==> flow/design.v <==
module debounce (
  clk,
  reset_n,
  data_in,
  data_out
);
  parameter WIDTH = 32;            
  parameter POLARITY = "HIGH";     
  parameter TIMEOUT = 50000;       
  parameter TIMEOUT_WIDTH = 16;    
  input wire clk;
  input wire reset_n;
  input wire [WIDTH-1:0] data_in;
  output wire [WIDTH-1:0] data_out;
  reg [TIMEOUT_WIDTH-1:0] counter [0:WIDTH-1];
  wire counter_reset [0:WIDTH-1];
  wire counter_enable [0:WIDTH-1];
  genvar i;
  generate for (i = 0; i < WIDTH; i = i+1)
  begin:  debounce_counter_loop
    always @ (posedge clk or negedge reset_n)
    begin
      if (reset_n == 0)
      begin
        counter[i] <= 0;
      end
      else
      begin
        if (counter_reset[i] == 1)   
        begin
          counter[i] <= 0;
        end
        else if (counter_enable[i] == 1)
        begin
          counter[i] <= counter[i] + 1'b1;
        end
      end
    end
    if (POLARITY == "HIGH")
    begin
      assign counter_reset[i] = (data_in[i] == 0);
      assign counter_enable[i] = (data_in[i] == 1) & (counter[i] < TIMEOUT);
      assign data_out[i] = (counter[i] == TIMEOUT) ? 1'b1 : 1'b0;
    end
    else
    begin
      assign counter_reset[i] = (data_in[i] == 1);
      assign counter_enable[i] = (data_in[i] == 0) & (counter[i] < TIMEOUT);
      assign data_out[i] = (counter[i] == TIMEOUT) ? 1'b0 : 1'b1;    
    end
  end  
  endgenerate
endmodule
# ---- From RTL to reports: debounce
# Tool output for the design above before and after an edit, in the order of the flow.
# Lines under "orig" count in the file above, lines under "edited" in the edited file.
# "diff" is "edited" less "orig", of the values as shown.
# Operators: Yosys type, input widths -> output width; for muxes data width and select width s.
# The mark -- stands for no value.
dict set report design {
  top {debounce}
  clock {clk}
  lib {sky130hd}
  corner {tt_025C_1v80}
}

# ---- Diff
# Unified diff, file above to edited file.
# A script made this edit. It changes what the design does and was not meant as an optimisation.
# begin of diff
@@ -40,5 +40,5 @@
     begin
       assign counter_reset[i] = (data_in[i] == 0);
-      assign counter_enable[i] = (data_in[i] == 1) & (counter[i] < TIMEOUT);
+      assign counter_enable[i] = (data_in[i] == 1) & (counter[i] >= TIMEOUT);
       assign data_out[i] = (counter[i] == TIMEOUT) ? 1'b1 : 1'b0;
     end
# end of diff

# ---- Elaborated design
# Yosys after proc, flatten, opt, wreduce and memory -nomap, before mapping. Print and check cells are not counted. Equal cells are merged and count once.
# element orig edited diff
set bits {}
lappend bits {elab_cells 288 288 0}
lappend bits {ff_bits 512 512 0}
# element orig edited diff
set op_classes {}
lappend op_classes {muxes 96 96 0}
lappend op_classes {cmp 32 32 0}
lappend op_classes {n_logic 32 32 0}
lappend op_classes {add_sub_neg 32 32 0}
lappend op_classes {n_eq 64 64 0}
# op orig edited diff
set ops {}
lappend ops {{$lt 16x16->1 const B} 32 0 -32}
lappend ops {{$ge 16x16->1 const B} 0 32 32}
# Unchanged operator kinds not shown: 6.

# ---- Depth
# Depth = most cells in a row (Yosys ltp): at word level without a register or memory, in the mapped netlist without a sequential cell, where the memories' decode and read muxes count.
# element orig edited diff
set logic_depth {}
lappend logic_depth {word_depth 4 4 0}
lappend logic_depth {abc_area 0 0 --}
lappend logic_depth {ltp_mapped 7 6 -1}
lappend logic_depth {mapped_depth_nobuf 6 6 0}

# ---- Netlist
# The flow's flattened synthesis, as Yosys stat reports it; memories are mapped. The netlist is that of the ABC_AREA named above (0 if unset); the other value can give another one.
# type orig edited diff
set types {}
lappend types {sky130_fd_sc_hd__nand2_1 270 389 119}
lappend types {sky130_fd_sc_hd__xor2_1 207 107 -100}
lappend types {sky130_fd_sc_hd__nor3_1 150 62 -88}
lappend types {sky130_fd_sc_hd__and2_1 337 263 -74}
lappend types {sky130_fd_sc_hd__nand2b_1 51 118 67}
lappend types {sky130_fd_sc_hd__a21boi_0 75 18 -57}
lappend types {sky130_fd_sc_hd__nand4_1 96 144 48}
lappend types {sky130_fd_sc_hd__mux2i_1 55 102 47}
lappend types {sky130_fd_sc_hd__nor4_1 91 56 -35}
lappend types {sky130_fd_sc_hd__inv_1 127 97 -30}
lappend types {sky130_fd_sc_hd__a31oi_1 11 32 21}
lappend types {sky130_fd_sc_hd__nor2_1 82 101 19}
lappend types {sky130_fd_sc_hd__a21oi_1 77 96 19}
lappend types {sky130_fd_sc_hd__o21ai_0 85 67 -18}
lappend types {sky130_fd_sc_hd__nor3b_1 25 7 -18}
lappend types {sky130_fd_sc_hd__and3_1 60 77 17}
lappend types {sky130_fd_sc_hd__or3_1 37 20 -17}
lappend types {sky130_fd_sc_hd__nor4b_1 20 6 -14}
# Unchanged cell types not shown: 9.
# The list need not be complete.
# element orig edited diff
set mapped {}
lappend mapped {seq_area_um2 12812.3 12812.3 0.0}
lappend mapped {yosys_area_um2 28981.5 28731.3 -250.2}
lappend mapped {buf_cells 80 80 0}
lappend mapped {ffs 512 512 0}
lappend mapped {mapped_cells 3097 3070 -27}

# ---- Timing after synthesis
# Path of least setup slack by OpenSTA after synthesis, without wires, with an ideal clock, recovery checks aside; 20% of the period is set as input and as output delay. Where synthesis merged equal registers, the netlist keeps one of their names.
# element orig edited diff
set synth_timing {}
lappend synth_timing {kind {flip-flop to output port} {flip-flop to output port} --}
lappend synth_timing {start {register counter[29][12]} {register counter[15][12]} --}
lappend synth_timing {end {output data_out[29]} {output data_out[15]} --}
lappend synth_timing {tclk_ps 5000 5000 0}
lappend synth_timing {path_stages 4 4 0}
lappend synth_timing {t_first_pin_ps 0 0 0}
lappend synth_timing {n_path_buf 0 0 0}
lappend synth_timing {path_delay_ps 1792 1654 -138}
lappend synth_timing {slack_ps 2208 2346 138}
lappend synth_timing {t_required_ps 4000 4000 0}
lappend synth_timing {arrival_time_ps 1792 1654 -138}
lappend synth_timing {out_delay_ps 1000 1000 0}
lappend synth_timing {synth_period_reached_ps 2792 2654 -138}
# "path_delay_ps" is the arrival time less input delay plus setup time.
# At an output port there is no setup time.
# "path_stages": output pins that drive a net of the path, with the launching flip-flop's if there is one; two outputs of one cell count as two.
# "synth_period_reached_ps" is the clock period less the worst setup slack; recovery checks do not enter. This is arithmetic on one report: input and output delays are still those of the set period (20% each).
# Between the ends stands the longest chain of elaborated cells between them, by number of cells; it is not shown to be the way that was timed. Of several equally long chains one is given.
# Each line given opens the expression or statement behind the cell; cells for indexed reads and writes are added by Yosys, which also makes memories of some case tables.
# At most two assigning lines are given for a register; there are more.
dict set report synth_between_orig {
  path_cell_list {sky130_fd_sc_hd__dfrtp_1 -> sky130_fd_sc_hd__or4_1 -> sky130_fd_sc_hd__or4b_2 -> sky130_fd_sc_hd__nor3_1}
  elab_chain_len 2
  cone_cells 2
  lines_between 1
  cone_classes {1 x eq/ne; 1 x mux}
}
# element line_no
set synth_lines_orig {}
lappend synth_lines_orig {{start, declared} 15} ;# reg [TIMEOUT_WIDTH-1:0] counter [0:WIDTH-1];
lappend synth_lines_orig {{start, assigned} 25} ;# counter[i] <= 0;
lappend synth_lines_orig {{start, assigned} 35} ;# counter[i] <= counter[i] + 1'b1;
lappend synth_lines_orig {{$eq 16x16->1} 43} ;# assign data_out[i] = (counter[i] == TIMEOUT) ? 1'b1 : 1'b0;
lappend synth_lines_orig {{$mux 1} 43}
lappend synth_lines_orig {{end, declared} 14} ;# output wire [WIDTH-1:0] data_out;
dict set report synth_between_edited {
  path_cell_list {sky130_fd_sc_hd__dfrtp_1 -> sky130_fd_sc_hd__or4_1 -> sky130_fd_sc_hd__or4_1 -> sky130_fd_sc_hd__nor4_1}
  elab_chain_len 2
  cone_cells 2
  lines_between 1
  cone_classes {1 x eq/ne; 1 x mux}
}
# element line_no
set synth_lines_edited {}
lappend synth_lines_edited {{start, declared} 15} ;# reg [TIMEOUT_WIDTH-1:0] counter [0:WIDTH-1];
lappend synth_lines_edited {{start, assigned} 25} ;# counter[i] <= 0;
lappend synth_lines_edited {{start, assigned} 35} ;# counter[i] <= counter[i] + 1'b1;
lappend synth_lines_edited {{$eq 16x16->1} 43} ;# assign data_out[i] = (counter[i] == TIMEOUT) ? 1'b1 : 1'b0;
lappend synth_lines_edited {{$mux 1} 43}
lappend synth_lines_edited {{end, declared} 14} ;# output wire [WIDTH-1:0] data_out;

# ---- Worst path after layout
# Path of least setup slack in the final report of each run of pair 1 (OpenROAD, finished layout, wires in). Where an end is a register, its clock arrival counts in the times.
# The report prints the path's times to 10 ps; the period is as set.
# element orig edited diff
set layout_timing {}
lappend layout_timing {kind {flip-flop to output port} {flip-flop to output port} --}
lappend layout_timing {start {register counter[29][12]} {register counter[8][13]} --}
lappend layout_timing {end {output data_out[29]} {output data_out[8]} --}
lappend layout_timing {slack_ps 240 220 -20}
lappend layout_timing {path_stages 5 5 0}
lappend layout_timing {n_path_buf 1 1 0}
lappend layout_timing {out_delay_ps 800 800 0}
lappend layout_timing {tclk_ps 3990 3990 0}
lappend layout_timing {t_first_pin_ps 590 600 10}
lappend layout_timing {arrival_time_ps 2950 2970 20}
lappend layout_timing {t_required_ps 3190 3190 0}
# Between the ends stands the longest chain of elaborated cells between them, by number of cells; it is not shown to be the way that was timed. Of several equally long chains one is given.
# At most two assigning lines are given for a register; there are more.
dict set report layout_between_orig {
  path_cell_list {sky130_fd_sc_hd__dfrtp_1 -> sky130_fd_sc_hd__or4_1 -> sky130_fd_sc_hd__or4b_2 -> sky130_fd_sc_hd__nor3_1 -> sky130_fd_sc_hd__clkdlybuf4s50_1}
  elab_chain_len 2
  cone_cells 2
  lines_between 1
  cone_classes {1 x eq/ne; 1 x mux}
}
# element line_no
set layout_lines_orig {}
lappend layout_lines_orig {{start, declared} 15} ;# reg [TIMEOUT_WIDTH-1:0] counter [0:WIDTH-1];
lappend layout_lines_orig {{start, assigned} 25} ;# counter[i] <= 0;
lappend layout_lines_orig {{start, assigned} 35} ;# counter[i] <= counter[i] + 1'b1;
lappend layout_lines_orig {{$eq 16x16->1} 43} ;# assign data_out[i] = (counter[i] == TIMEOUT) ? 1'b1 : 1'b0;
lappend layout_lines_orig {{$mux 1} 43}
lappend layout_lines_orig {{end, declared} 14} ;# output wire [WIDTH-1:0] data_out;
dict set report layout_between_edited {
  path_cell_list {sky130_fd_sc_hd__dfrtp_1 -> sky130_fd_sc_hd__or4_1 -> sky130_fd_sc_hd__or4b_1 -> sky130_fd_sc_hd__nor3_1 -> sky130_fd_sc_hd__clkdlybuf4s50_1}
  elab_chain_len 2
  cone_cells 2
  lines_between 1
  cone_classes {1 x eq/ne; 1 x mux}
}
# element line_no
set layout_lines_edited {}
lappend layout_lines_edited {{start, declared} 15} ;# reg [TIMEOUT_WIDTH-1:0] counter [0:WIDTH-1];
lappend layout_lines_edited {{start, assigned} 25} ;# counter[i] <= 0;
lappend layout_lines_edited {{start, assigned} 35} ;# counter[i] <= counter[i] + 1'b1;
lappend layout_lines_edited {{$eq 16x16->1} 43} ;# assign data_out[i] = (counter[i] == TIMEOUT) ? 1'b1 : 1'b0;
lappend layout_lines_edited {{$mux 1} 43}
lappend layout_lines_edited {{end, declared} 14} ;# output wire [WIDTH-1:0] data_out;

# ---- Layout results
# Both versions went through the flow (Yosys, OpenROAD) with the same settings in each pair. Constraints: input delay and output delay 20% of the set period each, output load 0.01 pF.
dict set report settings_pair_1 {
  CORE_UTILIZATION 50
  period_ns 3.99
  CAP_MARGIN 20
  CORE_MARGIN 2
  SLEW_MARGIN 20
}
# element orig edited diff
set results_pair_1 {}
lappend results_pair_1 {ys_area_um2 28981.5 28731.3 -250.2}
lappend results_pair_1 {achievedPeriod_ps 3752 3772 20}
lappend results_pair_1 {final_util_pct 56.6 56.9 0.3}
lappend results_pair_1 {power_uw 11795 10904 -891}
lappend results_pair_1 {total_die_area_um2 59905.0 59397.0 -508.0}
lappend results_pair_1 {layout_stdcell_area_um2 32532.5 32179.6 -352.9}
lappend results_pair_1 {setup_tns_ps 0 0 0}
lappend results_pair_1 {ws_setup_ps 238 218 -20}
dict set report settings_pair_2 {
  CAP_MARGIN 40
  CELL_PAD_IN_SITES_DETAIL_PLACEMENT 1
  CORE_ASPECT_RATIO 0.91
  CORE_UTILIZATION 53
  CTS_CLUSTER_SIZE 22
  GPL_ROUTABILITY_DRIVEN 1
  MAX_ROUTING_LAYER {met4}
  MIN_ROUTING_LAYER {met2}
  PLACE_DENSITY_LB_ADDON 0.06
  SLEW_MARGIN 10
  period_ns 4.15
  CORE_MARGIN 2
}
# element orig edited diff
set results_pair_2 {}
lappend results_pair_2 {ys_area_um2 28981.5 28731.3 -250.2}
lappend results_pair_2 {achievedPeriod_ps 3907 3843 -64}
lappend results_pair_2 {final_util_pct 60.1 59.9 -0.2}
lappend results_pair_2 {power_uw 11162 10657 -505}
lappend results_pair_2 {total_die_area_um2 56571.1 56089.9 -481.2}
lappend results_pair_2 {layout_stdcell_area_um2 32412.3 32098.3 -314.0}
lappend results_pair_2 {setup_tns_ps 0 0 0}
lappend results_pair_2 {ws_setup_ps 243 307 64}
# "achievedPeriod_ps" is the run's clock period less its worst setup slack. It is reckoned from that one timing run; input and output delays stay at 20% of the period that was set.
# "power_uw" rests on the timing tool's default activity at the inputs, not on a simulated workload.
